==> flow/design.v <==
module alu #(
    parameter INST_W = 4,
    parameter INT_W  = 6,
    parameter FRAC_W = 10,
    parameter DATA_W = INT_W + FRAC_W
)(
    input                      i_clk,
    input                      i_rst_n,
    input                      i_in_valid,
    output                     o_busy,
    input         [INST_W-1:0] i_inst,
    input  signed [DATA_W-1:0] i_data_a,
    input  signed [DATA_W-1:0] i_data_b,
    output                     o_out_valid,
    output        [DATA_W-1:0] o_data
);
localparam SADD = 4'd0;  
localparam SSUB = 4'd1;  
localparam SMUL = 4'd2;  
localparam SACC = 4'd3;  
localparam SOFT = 4'd4;  
localparam XOR = 4'd5;   
localparam ARSH = 4'd6;  
localparam LROT = 4'd7;  
localparam CLZ = 4'd8;   
localparam RM4 = 4'd9;   
localparam MEM_H = 16;   
integer i;
localparam RANGE1 = 6'b100000;
localparam RANGE2 = 6'b010000;
localparam RANGE3 = 6'b001000;
localparam RANGE4 = 6'b000100;
localparam RANGE5 = 6'b000010;
localparam RANGE6 = 6'b000001;
localparam WAIT = 1'b0;
localparam EXE = 1'b1;
reg signed [DATA_W-1:0] comb_result; 
reg [DATA_W-1:0] rot_result; 
reg [DATA_W-1:0] add_sub_result;
reg signed [DATA_W+3:0] acc_result20;
reg signed [DATA_W-1:0] acc_result;
reg signed [DATA_W:0] add_sub_result17;
reg [DATA_W-1:0] arsh_result;
reg [2*DATA_W-1:0] lrot_base;
reg [DATA_W-1:0] lrot_result;
reg [4:0] clz_result;
reg [12:0] rm4_result;
reg [7:0] clz8;
reg [3:0] clz4;
wire [5:0] soft_range;
reg signed [DATA_W-1:0] soft_result;
reg [DATA_W-1:0] o_data_buffer;
reg busy_buffer;
reg ovalid_buffer;
reg [INST_W-1:0] inst_buffer;
reg signed [DATA_W-1:0] data_a_buffer;
reg signed [DATA_W-1:0] data_b_buffer;
reg signed [DATA_W+3:0] acc_mem [MEM_H-1:0];     
reg cs, ns;
always @(posedge i_clk or negedge i_rst_n) begin
    if(!i_rst_n) begin
        for (i=0; i<16; i=i+1) begin
            acc_mem[i] <= 20'd0;
        end
    end
    else if (inst_buffer == SACC)begin
        acc_mem[data_a_buffer[3:0]] <= acc_result20;
    end
end
always @(posedge i_clk or negedge i_rst_n) begin
    if(!i_rst_n) begin
        cs <= WAIT;
    end
    else begin
        cs <= ns;
    end
end
always @(*) begin
    if (cs == WAIT) begin
        ns = (i_in_valid) ? EXE : WAIT;
    end
    else begin
        ns = WAIT;
    end
end
always @(posedge i_clk or negedge i_rst_n) begin
    if(!i_rst_n) begin
        busy_buffer <= 1'b0;
        ovalid_buffer <= 1'b0;
        inst_buffer <= 4'd0;
        o_data_buffer <= 16'd0;
        data_a_buffer <= 16'd0;
        data_b_buffer <= 16'd0;
    end
    else begin
        inst_buffer <= i_inst;
        o_data_buffer <= comb_result;
        data_a_buffer <= i_data_a;
        data_b_buffer <= i_data_b;
        if (cs == WAIT) begin
            busy_buffer <= (i_in_valid) ? 1'b1 : 1'b0;
            ovalid_buffer <= 1'b0;
        end
        else begin
            busy_buffer <= 1'b0;
            ovalid_buffer <= 1'b1;
        end
    end
end
assign o_data = o_data_buffer;
assign o_out_valid = ovalid_buffer;
assign o_busy = busy_buffer;
assign soft_range[5] = data_a_buffer >= 16'sh0800;                                      
assign soft_range[4] = (data_a_buffer >= 16'sh0000) && (data_a_buffer < 16'sh0800);     
assign soft_range[3] = (data_a_buffer >= 16'shfc00) && (data_a_buffer < 16'sh0000);     
assign soft_range[2] = (data_a_buffer >= 16'shf800) && (data_a_buffer < 16'shfc00);     
assign soft_range[1] = (data_a_buffer >= 16'shf400) && (data_a_buffer < 16'shf800);     
assign soft_range[0] = (data_a_buffer < 16'shf400);                                     
always @(*) begin
    comb_result = 16'd0;
    case(inst_buffer)
        SADD : begin
            comb_result = add_sub_result;
        end
        SSUB : begin
            comb_result = add_sub_result;
        end 
        SMUL : begin
            comb_result = S_mul(data_a_buffer, data_b_buffer);
        end
        SACC : begin
            comb_result = acc_result;
        end
        SOFT : begin
            comb_result = soft_result;
        end
        XOR : begin
            comb_result = data_a_buffer ^ data_b_buffer;
        end
        ARSH : begin
            comb_result = arsh_result;
        end
        LROT : begin
            comb_result = lrot_result;
        end
        CLZ : begin
            comb_result = (clz_result[4]) ? 16'h0010 : {12'b0, clz_result[3:0]};
        end
        RM4 : begin
            comb_result = {3'd0,rm4_result};
        end
    endcase
end
always @(*) begin
    acc_result20 = (acc_mem[data_a_buffer[3:0]] + data_b_buffer);
    if (acc_result20 > 20'sh07fff) begin
        acc_result = 16'h7fff;
    end
    else if (acc_result20 < 20'shf8000) begin
        acc_result = 16'h8000;
    end
    else begin
        acc_result = acc_result20[DATA_W-1:0];
    end
end
always @(*) begin
    add_sub_result17 = (inst_buffer[0]) ? (data_a_buffer - data_b_buffer) : (data_a_buffer + data_b_buffer);
    if (!add_sub_result17[DATA_W]) begin  
        add_sub_result = (add_sub_result17 > 17'sh07fff) ? 16'h7fff : add_sub_result17[DATA_W-1:0];  
    end
    else begin   
        add_sub_result = (add_sub_result17 < 17'sh18000) ? 16'h8000 : add_sub_result17[DATA_W-1:0];
    end
end
always @(*) begin
    soft_result = 16'd0;
    case (soft_range)
        RANGE1 : begin               
            soft_result = data_a_buffer;                                                                     
        end 
        RANGE2 : begin                           
            soft_result = dev3($signed({data_a_buffer, 1'b0}) + 18'sh00800);     
        end
        RANGE3 : begin
            soft_result = dev3($signed(({data_a_buffer[DATA_W-1], data_a_buffer})) + 18'sh00800);          
        end
        RANGE4 : begin
            soft_result = dev9($signed({data_a_buffer, 1'b0}) + 18'sh01400);     
        end
        RANGE5 : begin
            soft_result = dev9($signed({data_a_buffer[DATA_W-1], data_a_buffer}) + 18'sh00c00);          
        end
        RANGE6 : begin
            soft_result = 16'd0;                                                                     
        end
    endcase
end
always @(*) begin
    arsh_result = data_a_buffer >>> data_b_buffer[4:0];
end
always @(*) begin
    lrot_base = {2{data_a_buffer}};
    lrot_result = lrot_base[(5'd16-data_b_buffer[4:0])+:DATA_W];
end
always @(*) begin
    clz_result[4] = (~|data_a_buffer);
    clz_result[3] = (~|data_a_buffer[15:8]);
    clz8 = (clz_result[3]) ? data_a_buffer[7:0] : data_a_buffer[15:8];
    clz_result[2] = (~|clz8[7:4]);
    clz4 = (clz_result[2]) ? clz8[3:0] : clz8[7:4];
    clz_result[1] = (~|clz4[3:2]);
    clz_result[0] = (clz_result[1]) ? ~clz4[1] : ~clz4[3];
end
always @(*) begin
    for (i=0; i<13; i=i+1) begin
        rm4_result[i] = data_a_buffer[i+:4] == data_b_buffer[(15-i)-:4];
    end
end
function automatic [DATA_W-1:0] S_mul;
    input signed [DATA_W-1:0] data_a;
    input signed [DATA_W-1:0] data_b;
    reg signed [2*DATA_W-1:0] mul_result;
    begin
        mul_result = data_a * data_b;
        if (!mul_result[2*DATA_W-1]) begin
            if (mul_result > 32'sh01fffc00) begin
                S_mul = 16'h7fff;  
            end
            else begin
                S_mul = (mul_result[9]) ? mul_result[25:10] + 16'sd1 : mul_result[25:10];   
            end
        end
        else begin
            if (mul_result < 32'shfe000000) begin
                S_mul = 16'h8000;   
            end
            else begin
                S_mul = (mul_result[9]) ? mul_result[25:10] + 16'sd1 : mul_result[25:10];   
            end
        end
    end
endfunction
localparam EXT_BIT = 10;
function automatic [DATA_W-1:0] dev3;
    input signed [17:0] devident;        
    reg signed [EXT_BIT+17:0] ext_devident;
    reg signed [EXT_BIT+17:0] Q0;
    reg signed [EXT_BIT+17:0] Q1;
    reg signed [EXT_BIT+17:0] Q2;
    reg signed [EXT_BIT+17:0] Q3, Q3_plus1;
    begin
        ext_devident = {devident, 10'b0};            
        Q0 = ((ext_devident >> 2) + ext_devident) >> 2;
        Q1 = (Q0 + ext_devident) >> 1;
        Q2 = ((Q1 >> 6) + Q1);
        Q3 = ((Q2 >> 12) + Q2) >> 1;
        Q3_plus1 = Q3 + $signed({18'h00001,10'b0});   
        dev3 = (Q3[EXT_BIT-1]) ? Q3_plus1[EXT_BIT+15:EXT_BIT] : Q3[EXT_BIT+15:EXT_BIT];
    end
endfunction
function automatic [DATA_W-1:0] dev9;
    input signed [17:0] devident;
    reg signed [EXT_BIT+17:0] ext_devident;
    reg signed [EXT_BIT+17:0] Q0;
    reg signed [EXT_BIT+17:0] Q1;
    reg signed [EXT_BIT+17:0] Q2;
    reg signed [EXT_BIT+17:0] Q3, Q3_plus1;
    begin
        ext_devident = {devident, 10'b0};    
        Q0 = ((ext_devident >> 1) + ext_devident) >> 1;
        Q1 = (Q0 + ext_devident) >> 1;
        Q2 = ((Q1 >> 6) + Q1);
        Q3 = ((Q2 >> 12) + Q2) >> 3;
        Q3_plus1 = Q3 + $signed({18'h00001,10'b0});   
        dev9 = (Q3[EXT_BIT-1]) ? Q3_plus1[EXT_BIT+15:EXT_BIT] : Q3[EXT_BIT+15:EXT_BIT];
    end
endfunction
endmodule
Reports on alu
What the tools print for alu, step after step.
Lines are those of the file above, counted from 1.
Library cell names are shortened.
A cell with - has no value.
Inputs
  top: alu
  clock: i_clk
  cell library: sky130hd
  timing corner: tt_025C_1v80

Word level
Yosys after proc, flatten, opt, wreduce and memory -nomap, before mapping. Print and check cells are not counted.
Bit counts
  bits in registers: 374
  output and inout bits: 18
  bits of input ports: 39
  word-level cells: 169
Cells by class
  multiply operators: 1
  reductions and logical operators: 30
  equal/unequal tests: 42
  bitwise logic cells: 3
  $add $sub $neg: 29
  shift-type cells: 2
  mux-type cells: 24
  magnitude comparators: 16
Operators by type and width (number)
  multiplier 16 x 16 -> 32 bit: 1
  parallel mux 20 bit (select 16 bit): 1
  two-way mux 16 bit: 13
  parallel mux 16 bit (select 9 bit): 1
  adder 21 x 27 -> 28 bit: 4
  parallel mux 16 bit (select 5 bit): 1
  adder 17 x 28 -> 28 bit: 2
  adder 27 x 27 -> 28 bit: 2
  adder 27 x 28 -> 28 bit: 2
  adder 28 x 27 -> 28 bit: 2
  adder 28 bit: 2
  adder 17 x 27 -> 27 bit: 2
  adder 25 x 11 -> 26 bit (second input constant): 2
  adder 26 x 11 -> 26 bit (second input constant): 2
  equality test 4 bit: 13
  equality test 4 bit (second input constant): 10
  adder 16 x 13 -> 17 bit (second input constant): 2
  >= comparator 16 x 13 -> 1 bit (second input constant): 2
  < comparator 16 x 13 -> 1 bit (second input constant): 2
  AND reduction 2 bit: 16
  > comparator 32 x 26 -> 1 bit (second input constant): 1
  < comparator 32 x 26 -> 1 bit (second input constant): 1
  variable part select 32 x 6 -> 16 bit: 1
  equality test 4 x 3 -> 1 bit (second input constant): 8
  adder 20 x 16 -> 20 bit: 1
  > comparator 20 x 16 -> 1 bit (second input constant): 1
  < comparator 20 x 16 -> 1 bit (second input constant): 1
  adder 17 x 13 -> 18 bit (second input constant): 1
Other operator kinds: 35; their cells: 50.

Logic depth
Longest topological path by Yosys (ltp), each cell counted once; first at word level (registers and memories cut), then after technology mapping (sequential cells cut; the memories' decode and read muxes count).
Logic depth
  depth in word-level cells: 9
  ABC_AREA: 0
  mapped depth: 53
  mapped depth without buffers: 52

Mapped cells and area
Source: synth_stat.txt of the flow (Yosys; design flattened, memories mapped). It holds for the ABC_AREA given above (unset counts as 0); a run with the other value may have another netlist.
Synthesis totals
  cells in the netlist: 4846
  buffer cells: 221
  synthesis area: 41154.5 um^2
  flip-flop cells: 374
Cells by type (number)
  dfrtp_1: 374
  fa_1: 270
  ha_1: 409
  nand2_1: 620
  xnor2_1: 265
  o21ai_0: 457
  inv_1: 455
  a21oi_1: 285
  nor2_1: 251
  xor2_1: 101
  a22oi_1: 101
  clkbuf_1: 192
  a21o_1: 84
  and2_1: 89
  nand3_1: 97
  mux2_2: 41
  nor3_1: 73
  a222oi_1: 33
Not listed: further types 82, cells in them 649.

Timing after synthesis
OpenSTA on the mapped netlist: ideal clock, no wires. The path of least setup slack (recovery checks aside). Input and output delay are each 20% of the period. Register names are those of the netlist, which keeps one name where synthesis merged equal registers.
Path post-synthesis
  kind: register to register
  start point: reg data_a_buffer[1]
  end point: reg o_data_buffer[6]
  arrival time: 9.705 ns
  library setup time: 0.131 ns
  data required time: 10.869 ns
  stages: 52
  path buffers: 0
  path delay: 9.836 ns
  path slack: 1.164 ns
  period: 11.0 ns
  synthesis period reached: 9.836 ns
"path delay" = arrival - input delay + setup time.
"stages": output pins that drive a net of the path, with the launching flip-flop's if there is one; two outputs of one cell count as two.
"synthesis period reached" is the clock period less the worst setup slack; recovery checks do not enter. This is arithmetic on one report: input and output delays are still those of the set period (20% each).
Between the ends, post-synthesis
  cell sequence: dfrtp_1 -> inv_1 -> ha_1 -> a21o_1 -> a21oi_1 -> o21ai_0 -> a21oi_1 -> o21ai_0 -> a21oi_1 -> nor2b_1 -> nor2_1 -> nor2b_1 -> nor2_1 -> nor2_1 -> a32oi_1 -> o21a_1 -> xnor2_1 -> ha_1 -> [16 not listed] -> o21ai_0 -> o32a_1 -> nand2_1 -> or3b_2 -> a31oi_1 -> nor2b_1 -> nor2_1 -> nor2b_1 -> nor2_1 -> xnor2_1 -> ha_1 -> nand2_1 -> o21ai_0 -> a22o_1 -> nand2_1 -> xor2_1 -> o22ai_1 -> or3_1
Ends and longest elaborated chain, post-synthesis
  from (decl): RTL line 56  | reg signed [DATA_W-1:0] data_a_buffer;
  from (assign): RTL line 92  | data_a_buffer <= 16'd0;
  from (assign): RTL line 98  | data_a_buffer <= i_data_a;
  to (assign): RTL line 91  | o_data_buffer <= 16'd0;
  to (assign): RTL line 97  | o_data_buffer <= comb_result;
  to (decl): RTL line 52  | reg [DATA_W-1:0] o_data_buffer;
Chain of elaborated cells between the ends: none given.

Timing after layout
From the final timing report of run A: the path of least setup slack in the routed layout; clock arrival at registers is part of the times.
Path after layout
  kind: register to register
  start point: reg data_a_buffer[7]
  end point: reg o_data_buffer[15]
  path slack: 0.43 ns
  data required time: 11.61 ns
  stages: 28
  path buffers: 2
  arrival time: 11.18 ns
  period: 11.0 ns
  library setup time: 0.06 ns
Between the ends, after layout
  cell sequence: dfrtp_1 -> inv_1 -> buf_4 -> nor2_1 -> fa_1 -> fa_1 -> ha_1 -> inv_1 -> fa_1 -> inv_1 -> fa_1 -> fa_1 -> ha_1 -> a2111oi_0 -> o21ai_0 -> a31oi_1 -> a31oi_1 -> a21boi_0 -> o21bai_1 -> xor2_1 -> nand4_1 -> or4_1 -> a21oi_1 -> buf_4 -> a311o_1 -> nand4_1 -> a211oi_1 -> o21ai_1
Ends and longest elaborated chain, after layout
  from (decl): RTL line 56  | reg signed [DATA_W-1:0] data_a_buffer;
  from (assign): RTL line 92  | data_a_buffer <= 16'd0;
  from (assign): RTL line 98  | data_a_buffer <= i_data_a;
  to (assign): RTL line 91  | o_data_buffer <= 16'd0;
  to (assign): RTL line 97  | o_data_buffer <= comb_result;
  to (decl): RTL line 52  | reg [DATA_W-1:0] o_data_buffer;
Chain of elaborated cells between the ends: none given.

==> runs of alu <==
Stored flow runs of alu (4 of them; Yosys, OpenROAD, sky130hd). They differ in their settings and are not a sequence. Constraints: input delay and output delay 20% of the set period each, output load 0.01 pF.
By "achieved clock period (ns)" is meant the clock period of the run minus its worst setup slack. This is arithmetic on one report: input and output delays are still those of the set period (20% each).
"worst setup path time (ns)": the worst setup path's part of the clock period (all of it between registers, 20% less for each end at a port) less its slack. A launch clock that arrives late makes it longer, a capture clock that arrives late makes it shorter.

Flow files of run A
==> flow/run.sh <==
#!/bin/bash
# the make line also repeats the synthesis and layout settings of config.mk as NAME=value (left out here)
make -C /OpenROAD-flow-scripts/flow DESIGN_CONFIG=/design/flow/config.mk WORK_HOME=/design/flow/orfs CLKGATE_MAP_FILE= finish
==> flow/config.mk <==
export PLATFORM = sky130hd
export DESIGN_NAME = alu
export DESIGN_NICKNAME = alu
export VERILOG_FILES = /design/flow/design.v
export SDC_FILE = /design/flow/constraint.sdc
export NUM_CORES = 4
export LEC_CHECK = 0
export CAP_MARGIN = 35
export CORE_MARGIN = 3
export CORE_UTILIZATION = 40
export CTS_CLUSTER_DIAMETER = 392
export CTS_CLUSTER_SIZE = 75
export GPL_ROUTABILITY_DRIVEN = 1
export HOLD_SLACK_MARGIN = 0.15
export MAX_ROUTING_LAYER = met5
export MIN_ROUTING_LAYER = met2
export PLACE_DENSITY_LB_ADDON = 0.27
export SLEW_MARGIN = 40
export TNS_END_PERCENT = 15
==> flow/constraint.sdc <==
create_clock -name core_clock -period 11.0 [get_ports {i_clk}]
set_input_delay 2.2000 -clock core_clock [delete_from_list [all_inputs] [get_ports {i_clk}]]
set_output_delay 2.2000 -clock core_clock [all_outputs]
set_load 0.01 [all_outputs]

report of run A
yosys chip area after synthesis (um^2): 41154.5
finish__design__die__area: 106772.0
finish__design__instance__area__stdcell: 44589.0
finish__design__instance__utilization: 0.4376
finish__timing__setup__ws: 0.433
finish__timing__setup__tns: 0.000
achieved clock period (ns): 10.567
worst setup path time (ns): 10.57
worst setup path kind: register to register

Flow files of run B
==> flow/run.sh <==
#!/bin/bash
# the make line also repeats the synthesis and layout settings of config.mk as NAME=value (left out here)
make -C /OpenROAD-flow-scripts/flow DESIGN_CONFIG=/design/flow/config.mk WORK_HOME=/design/flow/orfs CLKGATE_MAP_FILE= finish
==> flow/config.mk <==
export PLATFORM = sky130hd
export DESIGN_NAME = alu
export DESIGN_NICKNAME = alu
export VERILOG_FILES = /design/flow/design.v
export SDC_FILE = /design/flow/constraint.sdc
export NUM_CORES = 4
export LEC_CHECK = 0
export CAP_MARGIN = 20
export CELL_PAD_IN_SITES_GLOBAL_PLACEMENT = 1
export CORE_ASPECT_RATIO = 1.97
export CORE_MARGIN = 2
export CORE_UTILIZATION = 62
export CTS_CLUSTER_DIAMETER = 256
export GPL_ROUTABILITY_DRIVEN = 1
export MAX_ROUTING_LAYER = met4
export MIN_ROUTING_LAYER = met1
export PLACE_DENSITY_LB_ADDON = 0.17
export SLEW_MARGIN = 10
export TNS_END_PERCENT = 50
==> flow/constraint.sdc <==
create_clock -name core_clock -period 16.8 [get_ports {i_clk}]
set_input_delay 3.3600 -clock core_clock [delete_from_list [all_inputs] [get_ports {i_clk}]]
set_output_delay 3.3600 -clock core_clock [all_outputs]
set_load 0.01 [all_outputs]

report of run B
yosys chip area after synthesis (um^2): 41154.5
finish__design__die__area: 68574.7
finish__design__instance__area__stdcell: 44072.3
finish__design__instance__utilization: 0.6705
finish__timing__setup__ws: 5.185
finish__timing__setup__tns: 0.000
achieved clock period (ns): 11.615
worst setup path time (ns): 11.62
worst setup path kind: register to register

Flow files of run C
==> flow/run.sh <==
#!/bin/bash
# the make line also repeats the synthesis and layout settings of config.mk as NAME=value (left out here)
make -C /OpenROAD-flow-scripts/flow DESIGN_CONFIG=/design/flow/config.mk WORK_HOME=/design/flow/orfs CLKGATE_MAP_FILE= finish
==> flow/config.mk <==
export PLATFORM = sky130hd
export DESIGN_NAME = alu
export DESIGN_NICKNAME = alu
export VERILOG_FILES = /design/flow/design.v
export SDC_FILE = /design/flow/constraint.sdc
export NUM_CORES = 4
export LEC_CHECK = 0
export CAP_MARGIN = 20
export CORE_MARGIN = 2
export CORE_UTILIZATION = 40
export SLEW_MARGIN = 20
==> flow/constraint.sdc <==
create_clock -name core_clock -period 11.0 [get_ports {i_clk}]
set_input_delay 2.2000 -clock core_clock [delete_from_list [all_inputs] [get_ports {i_clk}]]
set_output_delay 2.2000 -clock core_clock [all_outputs]
set_load 0.01 [all_outputs]

report of run C
yosys chip area after synthesis (um^2): 41154.5
finish__design__die__area: 105469.0
finish__design__instance__area__stdcell: 45234.6
finish__design__instance__utilization: 0.4440
finish__timing__setup__ws: 0.708
finish__timing__setup__tns: 0.000
achieved clock period (ns): 10.292
worst setup path time (ns): 10.29
worst setup path kind: register to register

Flow files of run D
==> flow/run.sh <==
#!/bin/bash
# the make line also repeats the synthesis and layout settings of config.mk as NAME=value (left out here)
make -C /OpenROAD-flow-scripts/flow DESIGN_CONFIG=/design/flow/config.mk WORK_HOME=/design/flow/orfs CLKGATE_MAP_FILE= finish
==> flow/config.mk <==
export PLATFORM = sky130hd
export DESIGN_NAME = alu
export DESIGN_NICKNAME = alu
export VERILOG_FILES = /design/flow/design.v
export SDC_FILE = /design/flow/constraint.sdc
export NUM_CORES = 4
export LEC_CHECK = 0
export CAP_MARGIN = 20
export CORE_MARGIN = 2
export CORE_UTILIZATION = 40
export SLEW_MARGIN = 20
==> flow/constraint.sdc <==
create_clock -name core_clock -period 8.87 [get_ports {i_clk}]
set_input_delay 1.7740 -clock core_clock [delete_from_list [all_inputs] [get_ports {i_clk}]]
set_output_delay 1.7740 -clock core_clock [all_outputs]
set_load 0.01 [all_outputs]

report of run D
yosys chip area after synthesis (um^2): 41154.5
finish__design__die__area: 105469.0
finish__design__instance__area__stdcell: 50638.6
finish__design__instance__utilization: 0.4970
finish__timing__setup__ws: -0.417
finish__timing__setup__tns: -1.966
achieved clock period (ns): 9.287
worst setup path time (ns): 9.29
worst setup path kind: register to register
